==> flow/design.v <==
module multiplier  #(parameter width = 16)
   ( input    signed  [width-1 : 0] multiplicand,
     input    signed  [width-1 : 0] multiplier,   
     output   signed  [2 * width - 1 : 0] product
   ) ;
   assign  product = multiplicand * multiplier ;
endmodule
module  adder  #(parameter width = 32)  
		( input   signed [width-1 : 0] a ,
		  input   signed [width-1 : 0] b , 
		  output  signed [width-1 : 0] sum
		) ;
    assign   sum = a + b ;
endmodule
module accumulator #(parameter width = 32) 
	(input    clk,
     	 input    ena,
         input    reset,
         input	  signed [width - 1 : 0] acc_in,
   	 output   reg signed [width - 1 : 0] acc_out
	) ;
   always @(posedge clk) begin
      if (reset)  acc_out <= 0 ;
      else if (ena) acc_out <= acc_in ;
   end
endmodule
module mac_demo(input    clk, 
           input    reset, 
           input    ena,
   	   input    signed [16-1 : 0] k,
           input    signed [16-1 : 0] x,   
           output   signed [2 * 16 - 1 : 0] acc_out
          ) ;
           wire     signed [2 * 16 - 1 : 0] p ;
           wire     signed [2 * 16 - 1 : 0] acc_in ;
   multiplier  #(.width(16)) mult_0(.multiplicand(k),
                                          .multiplier(x),
                       			  .product(p)
                			  ) ;
   adder     #(.width(2*16)) add_0(.a(p),
                			 .b(acc_out),
                			 .sum(acc_in)
               				) ;
   accumulator  #(.width(2*16))  acc_0(.clk(clk),
                   			     .reset(reset),
                   			     .ena(ena),
                   			     .acc_in(acc_in),
                   			     .acc_out(acc_out)
                   			) ;
endmodule
---- Tool chain data of mac_demo ----
What the tools print for mac_demo, step after step.
Lines are those of the file above, counted from 1.
Operators carry their Yosys type and port widths (W data, S select, Z words).
The mark - stands for no value.
design
  design top .............................. mac_demo
  clock port .............................. clk
  standard-cell library ................... sky130hd
  timing corner ........................... tt_025C_1v80

---- Word-level counts ----
Counts by Yosys on the flattened word-level netlist (proc, flatten, opt, wreduce; memories kept). Register bits leave out memories and registers merged into their read ports (data or address); mux counts leave out enables and synchronous resets folded into registers. Print and check cells are left out. Cells with the same type and inputs are merged into one.
operators by class
  $add $sub $neg .......................... 1
  multipliers ............................. 1
operator list
  cell              number
  $mul A16 B16 Y32  1
  $add A32 B32 Y32  1
word-level totals
  bits in registers ....................... 32
  input bits .............................. 35
  output and inout port bits .............. 32
  cells after elaboration ................. 3

---- Longest topological paths ----
Depth = most cells in a row (Yosys ltp): at word level without a register or memory, in the mapped netlist without a sequential cell, where the memories' decode and read muxes count.
logic depth
  word-level depth ........................ 2
  ABC_AREA ................................ 0
  depth in mapped cells ................... 25
  gate-level depth less buffers ........... 23

---- After synthesis ----
Source: synth_stat.txt of the flow (Yosys; design flattened, memories mapped). It holds for the ABC_AREA given above (unset counts as 0); a run with the other value may have another netlist.
cells by type
  cell                       number  total area (µm²)
  sky130_fd_sc_hd__fa_1      292     5.85E+03
  sky130_fd_sc_hd__inv_1     341     1.28E+03
  sky130_fd_sc_hd__ha_1      98      1.23E+03
  sky130_fd_sc_hd__and2_1    122     763.232
  sky130_fd_sc_hd__dfxtp_1   32      640.614
  sky130_fd_sc_hd__nand2_1   145     544.272
  sky130_fd_sc_hd__xnor2_1   20      175.168
  sky130_fd_sc_hd__nor2_1    46      172.666
  sky130_fd_sc_hd__clkbuf_1  39      146.39
  sky130_fd_sc_hd__a21oi_1   27      135.13
  sky130_fd_sc_hd__xor2_1    12      105.101
  sky130_fd_sc_hd__mux2i_1   8       80.077
  sky130_fd_sc_hd__o21ai_0   15      75.072
  sky130_fd_sc_hd__a211oi_1  8       60.058
  sky130_fd_sc_hd__a21o_1    8       60.058
  sky130_fd_sc_hd__o21bai_1  7       52.55
  sky130_fd_sc_hd__nand3_1   8       40.038
  sky130_fd_sc_hd__o21a_1    5       37.536
Other cell types: 41; their cells: 72.
synthesis totals
  cells in the netlist .................... 1,305
  chip area (Yosys) ....................... 12,034.0 µm²
  sequential area ......................... 640.6 µm²
  flip-flops .............................. 32
  buffers ................................. 42
By module: a second synthesis without flattening, with its own total; a netlist apart from the flattened one above.
unflattened totals
  cells (unflattened synthesis) ........... 1,397
  area (unflattened synthesis) ............ 12,532.0 µm²
Each row is one instance without its submodules.
modules
  module                   times used  cells  area (µm²)  seq. area (µm²)
  multiplier #(width=16)   1           1,073  9,766.9     0.0
  adder #(width=32)        1           221    1,601.5     0.0
  accumulator #(width=32)  1           103    1,163.6     640.6
  mac_demo                 1           0      0.0         0.0

---- Path before layout ----
Source: OpenSTA report_checks on the synthesized netlist (no wires, ideal clock, input and output delay 20% of the period each), path of least setup slack; recovery checks are left aside. Register names are those of the netlist, which keeps one name where synthesis merged equal registers.
timing path post-synthesis
  path kind ............................... input to register
  start ................................... in k[15]
  end ..................................... reg acc_0.acc_out[31]
  period .................................. 7.0 ns
  input delay ............................. 1.400 ns
  library setup time ...................... 0.091 ns
  launch time at the first pin ............ 1.400 ns
  data arrival time ....................... 7.000 ns
  required time ........................... 6.909 ns
  slack ................................... -0.091 ns
  delay of the path ....................... 5.691 ns
  stages .................................. 23
  path buffers ............................ 2
  period reached after synthesis .......... 7.091 ns
"delay of the path" = arrival - input delay + setup time.
"stages": output pins that drive a net of the path, with the launching flip-flop's if there is one; two outputs of one cell count as two.
"period reached after synthesis" = period - worst setup slack (recovery checks aside). The figure is calculated, with input and output delays left at 20% of the set period.
The rows between start and end are the longest chain of elaborated cells between them; the timing report does not say that the signal goes this way. Where chains are equally long, one stands for them.
A line is the first line of the expression or statement that the cell stems from. Yosys adds cells for indexed reads and writes and turns some case tables into memories.
on the way, post-synthesis
  path through ............................ sky130_fd_sc_hd__clkbuf_1 > sky130_fd_sc_hd__nand2_1 > sky130_fd_sc_hd__inv_1 > sky130_fd_sc_hd__fa_1 > sky130_fd_sc_hd__inv_1 > sky130_fd_sc_hd__fa_1 > sky130_fd_sc_hd__inv_1 > sky130_fd_sc_hd__fa_1 > sky130_fd_sc_hd__fa_1 > sky130_fd_sc_hd__fa_1 > sky130_fd_sc_hd__inv_1 > sky130_fd_sc_hd__fa_1 > sky130_fd_sc_hd__inv_1 > sky130_fd_sc_hd__ha_1 > sky130_fd_sc_hd__clkbuf_1 > sky130_fd_sc_hd__a21o_1 > sky130_fd_sc_hd__a21oi_1 > sky130_fd_sc_hd__o21bai_1 > sky130_fd_sc_hd__a41o_1 > sky130_fd_sc_hd__nand4_1 > sky130_fd_sc_hd__a21oi_1 > sky130_fd_sc_hd__or3_1 > sky130_fd_sc_hd__a311oi_1
  length of the longest elaborated chain .. 2
  elaborated cells between the ends (all ways) .. 2
  RTL lines with such cells ............... 2
  classes of those cells .................. 1 x add/sub; 1 x mul
RTL lines, path post-synthesis
  element           RTL line  RTL
  from (decl)       30        input signed [16-1 : 0] k,
  $mul A16 B16 Y32  6
  $add A32 B32 Y32  13        assign   sum = a + b ;
  to (assign)       23        if (reset)  acc_out <= 0 ;
  to (assign)       24        else if (ena) acc_out <= acc_in ;
  to (decl)         20        output reg signed [width - 1 : 0] acc_out

---- Worst path after layout ----
Path of least setup slack in the final report of flow run A (OpenROAD, finished layout, wires in). Where an end is a register, its clock arrival counts in the times.
timing path after layout
  path kind ............................... input to register
  start ................................... in x[3]
  end ..................................... reg acc_0.acc_out[31]
  period .................................. 9.01 ns
  input delay ............................. 1.80 ns
  library setup time ...................... 0.09 ns
  launch time at the first pin ............ 1.80 ns
  data arrival time ....................... 8.97 ns
  required time ........................... 9.21 ns
  slack ................................... 0.24 ns
  stages .................................. 21
  path buffers ............................ 1
The rows between start and end are the longest chain of elaborated cells between them; the timing report does not say that the signal goes this way. Where chains are equally long, one stands for them.
on the way, after layout
  path through ............................ sky130_fd_sc_hd__clkdlybuf4s50_1 > sky130_fd_sc_hd__and2_1 > sky130_fd_sc_hd__fa_1 > sky130_fd_sc_hd__inv_1 > sky130_fd_sc_hd__fa_1 > sky130_fd_sc_hd__inv_1 > sky130_fd_sc_hd__fa_1 > sky130_fd_sc_hd__fa_1 > sky130_fd_sc_hd__fa_1 > sky130_fd_sc_hd__inv_1 > sky130_fd_sc_hd__fa_1 > sky130_fd_sc_hd__inv_1 > sky130_fd_sc_hd__ha_1 > sky130_fd_sc_hd__a21o_1 > sky130_fd_sc_hd__a21oi_1 > sky130_fd_sc_hd__o21bai_1 > sky130_fd_sc_hd__a41o_1 > sky130_fd_sc_hd__nand4_1 > sky130_fd_sc_hd__a21oi_1 > sky130_fd_sc_hd__or3_1 > sky130_fd_sc_hd__a311oi_1
  length of the longest elaborated chain .. 2
  elaborated cells between the ends (all ways) .. 2
  RTL lines with such cells ............... 2
  classes of those cells .................. 1 x add/sub; 1 x mul
RTL lines, path after layout
  element           RTL line  RTL
  from (decl)       31        input    signed [16-1 : 0] x,
  $mul A16 B16 Y32  6
  $add A32 B32 Y32  13        assign   sum = a + b ;
  to (assign)       23        if (reset)  acc_out <= 0 ;
  to (assign)       24        else if (ena) acc_out <= acc_in ;
  to (decl)         20        output reg signed [width - 1 : 0] acc_out

Stored flow runs of mac_demo (3 of them; Yosys, OpenROAD, sky130hd). They differ in their settings and are not a sequence. Constraints: input delay and output delay 20% of the set period each, output load 0.01 pF.
"clock period achieved" is the run's clock period less its worst setup slack. It is reckoned from that one timing run; input and output delays stay at 20% of the period that was set.
"time of the worst setup path" is the time allowed to the run's worst setup path (the clock period less input and output delay, where it has them) less its slack. Clock arrival times count: a late capture clock shortens it, a late launch clock lengthens it.

======== flow run A ========
==> flow/run.sh <==
#!/bin/bash
# the make line also repeats the synthesis and layout settings of config.mk as NAME=value (left out here)
make -C /OpenROAD-flow-scripts/flow DESIGN_CONFIG=/design/flow/config.mk WORK_HOME=/design/flow/orfs CLKGATE_MAP_FILE= finish
==> flow/config.mk <==
export PLATFORM = sky130hd
export DESIGN_NAME = mac_demo
export DESIGN_NICKNAME = mac_demo
export VERILOG_FILES = /design/flow/design.v
export SDC_FILE = /design/flow/constraint.sdc
export NUM_CORES = 4
export LEC_CHECK = 0
export CAP_MARGIN = 20
export CELL_PAD_IN_SITES_DETAIL_PLACEMENT = 2
export CORE_ASPECT_RATIO = 0.54
export CORE_MARGIN = 2
export CORE_UTILIZATION = 39
export CTS_CLUSTER_SIZE = 15
export GPL_ROUTABILITY_DRIVEN = 0
export GPL_TIMING_DRIVEN = 1
export MAX_ROUTING_LAYER = met5
export PLACE_DENSITY_LB_ADDON = 0.22
export SETUP_SLACK_MARGIN = -0.19
export SLEW_MARGIN = 35
==> flow/constraint.sdc <==
create_clock -name core_clock -period 9.01 [get_ports {clk}]
set_input_delay 1.8020 -clock core_clock [delete_from_list [all_inputs] [get_ports {clk}]]
set_output_delay 1.8020 -clock core_clock [all_outputs]
set_load 0.01 [all_outputs]

-------- measured, flow run A --------
  utilization ............................. 44.0%
  time of the worst setup path ............ 6.96 ns
  class of the worst setup path ........... input to register
  lowest hold slack ....................... 0.505 ns
  netlist area reported by Yosys .......... 12,034.0 µm²
  clock period achieved ................... 8.766 ns
  standard-cell area after routing ........ 13,420.4 µm²
  total negative slack on setup checks .... 0.000 ns
  die area ................................ 32,345.6 µm²
  setup slack of the critical path ........ 0.244 ns

======== flow run B ========
==> flow/run.sh <==
#!/bin/bash
# the make line also repeats the synthesis and layout settings of config.mk as NAME=value (left out here)
make -C /OpenROAD-flow-scripts/flow DESIGN_CONFIG=/design/flow/config.mk WORK_HOME=/design/flow/orfs CLKGATE_MAP_FILE= finish
==> flow/config.mk <==
export PLATFORM = sky130hd
export DESIGN_NAME = mac_demo
export DESIGN_NICKNAME = mac_demo
export VERILOG_FILES = /design/flow/design.v
export SDC_FILE = /design/flow/constraint.sdc
export NUM_CORES = 4
export LEC_CHECK = 0
export CAP_MARGIN = 20
export CORE_MARGIN = 2
export CORE_UTILIZATION = 40
export SLEW_MARGIN = 20
==> flow/constraint.sdc <==
create_clock -name core_clock -period 6.89 [get_ports {clk}]
set_input_delay 1.3780 -clock core_clock [delete_from_list [all_inputs] [get_ports {clk}]]
set_output_delay 1.3780 -clock core_clock [all_outputs]
set_load 0.01 [all_outputs]

-------- measured, flow run B --------
  utilization ............................. 50.5%
  clock period achieved ................... 6.818 ns
  total negative slack on setup checks .... 0.000 ns
  netlist area reported by Yosys .......... 12,034.0 µm²
  time of the worst setup path ............ 5.44 ns
  class of the worst setup path ........... input to register
  setup slack of the critical path ........ 0.072 ns
  standard-cell area after routing ........ 14,960.6 µm²
  lowest hold slack ....................... 0.505 ns
  die area ................................ 31,488.5 µm²

======== flow run C ========
==> flow/run.sh <==
#!/bin/bash
# the make line also repeats the synthesis and layout settings of config.mk as NAME=value (left out here)
make -C /OpenROAD-flow-scripts/flow DESIGN_CONFIG=/design/flow/config.mk WORK_HOME=/design/flow/orfs CLKGATE_MAP_FILE= finish
==> flow/config.mk <==
export PLATFORM = sky130hd
export DESIGN_NAME = mac_demo
export DESIGN_NICKNAME = mac_demo
export VERILOG_FILES = /design/flow/design.v
export SDC_FILE = /design/flow/constraint.sdc
export NUM_CORES = 4
export LEC_CHECK = 0
export CAP_MARGIN = 20
export CELL_PAD_IN_SITES_DETAIL_PLACEMENT = 2
export CORE_ASPECT_RATIO = 0.73
export CORE_MARGIN = 9
export CORE_UTILIZATION = 50
export CTS_CLUSTER_SIZE = 15
export GPL_ROUTABILITY_DRIVEN = 0
export GPL_TIMING_DRIVEN = 0
export HOLD_SLACK_MARGIN = 0.17
export MAX_ROUTING_LAYER = met4
export MIN_ROUTING_LAYER = met2
export PLACE_DENSITY_LB_ADDON = 0.22
export SETUP_SLACK_MARGIN = -0.19
export SLEW_MARGIN = 40
export TNS_END_PERCENT = 60
==> flow/constraint.sdc <==
create_clock -name core_clock -period 9.01 [get_ports {clk}]
set_input_delay 1.8020 -clock core_clock [delete_from_list [all_inputs] [get_ports {clk}]]
set_output_delay 1.8020 -clock core_clock [all_outputs]
set_load 0.01 [all_outputs]

-------- flow run C --------
  incomplete, placement halted on DPL-0033
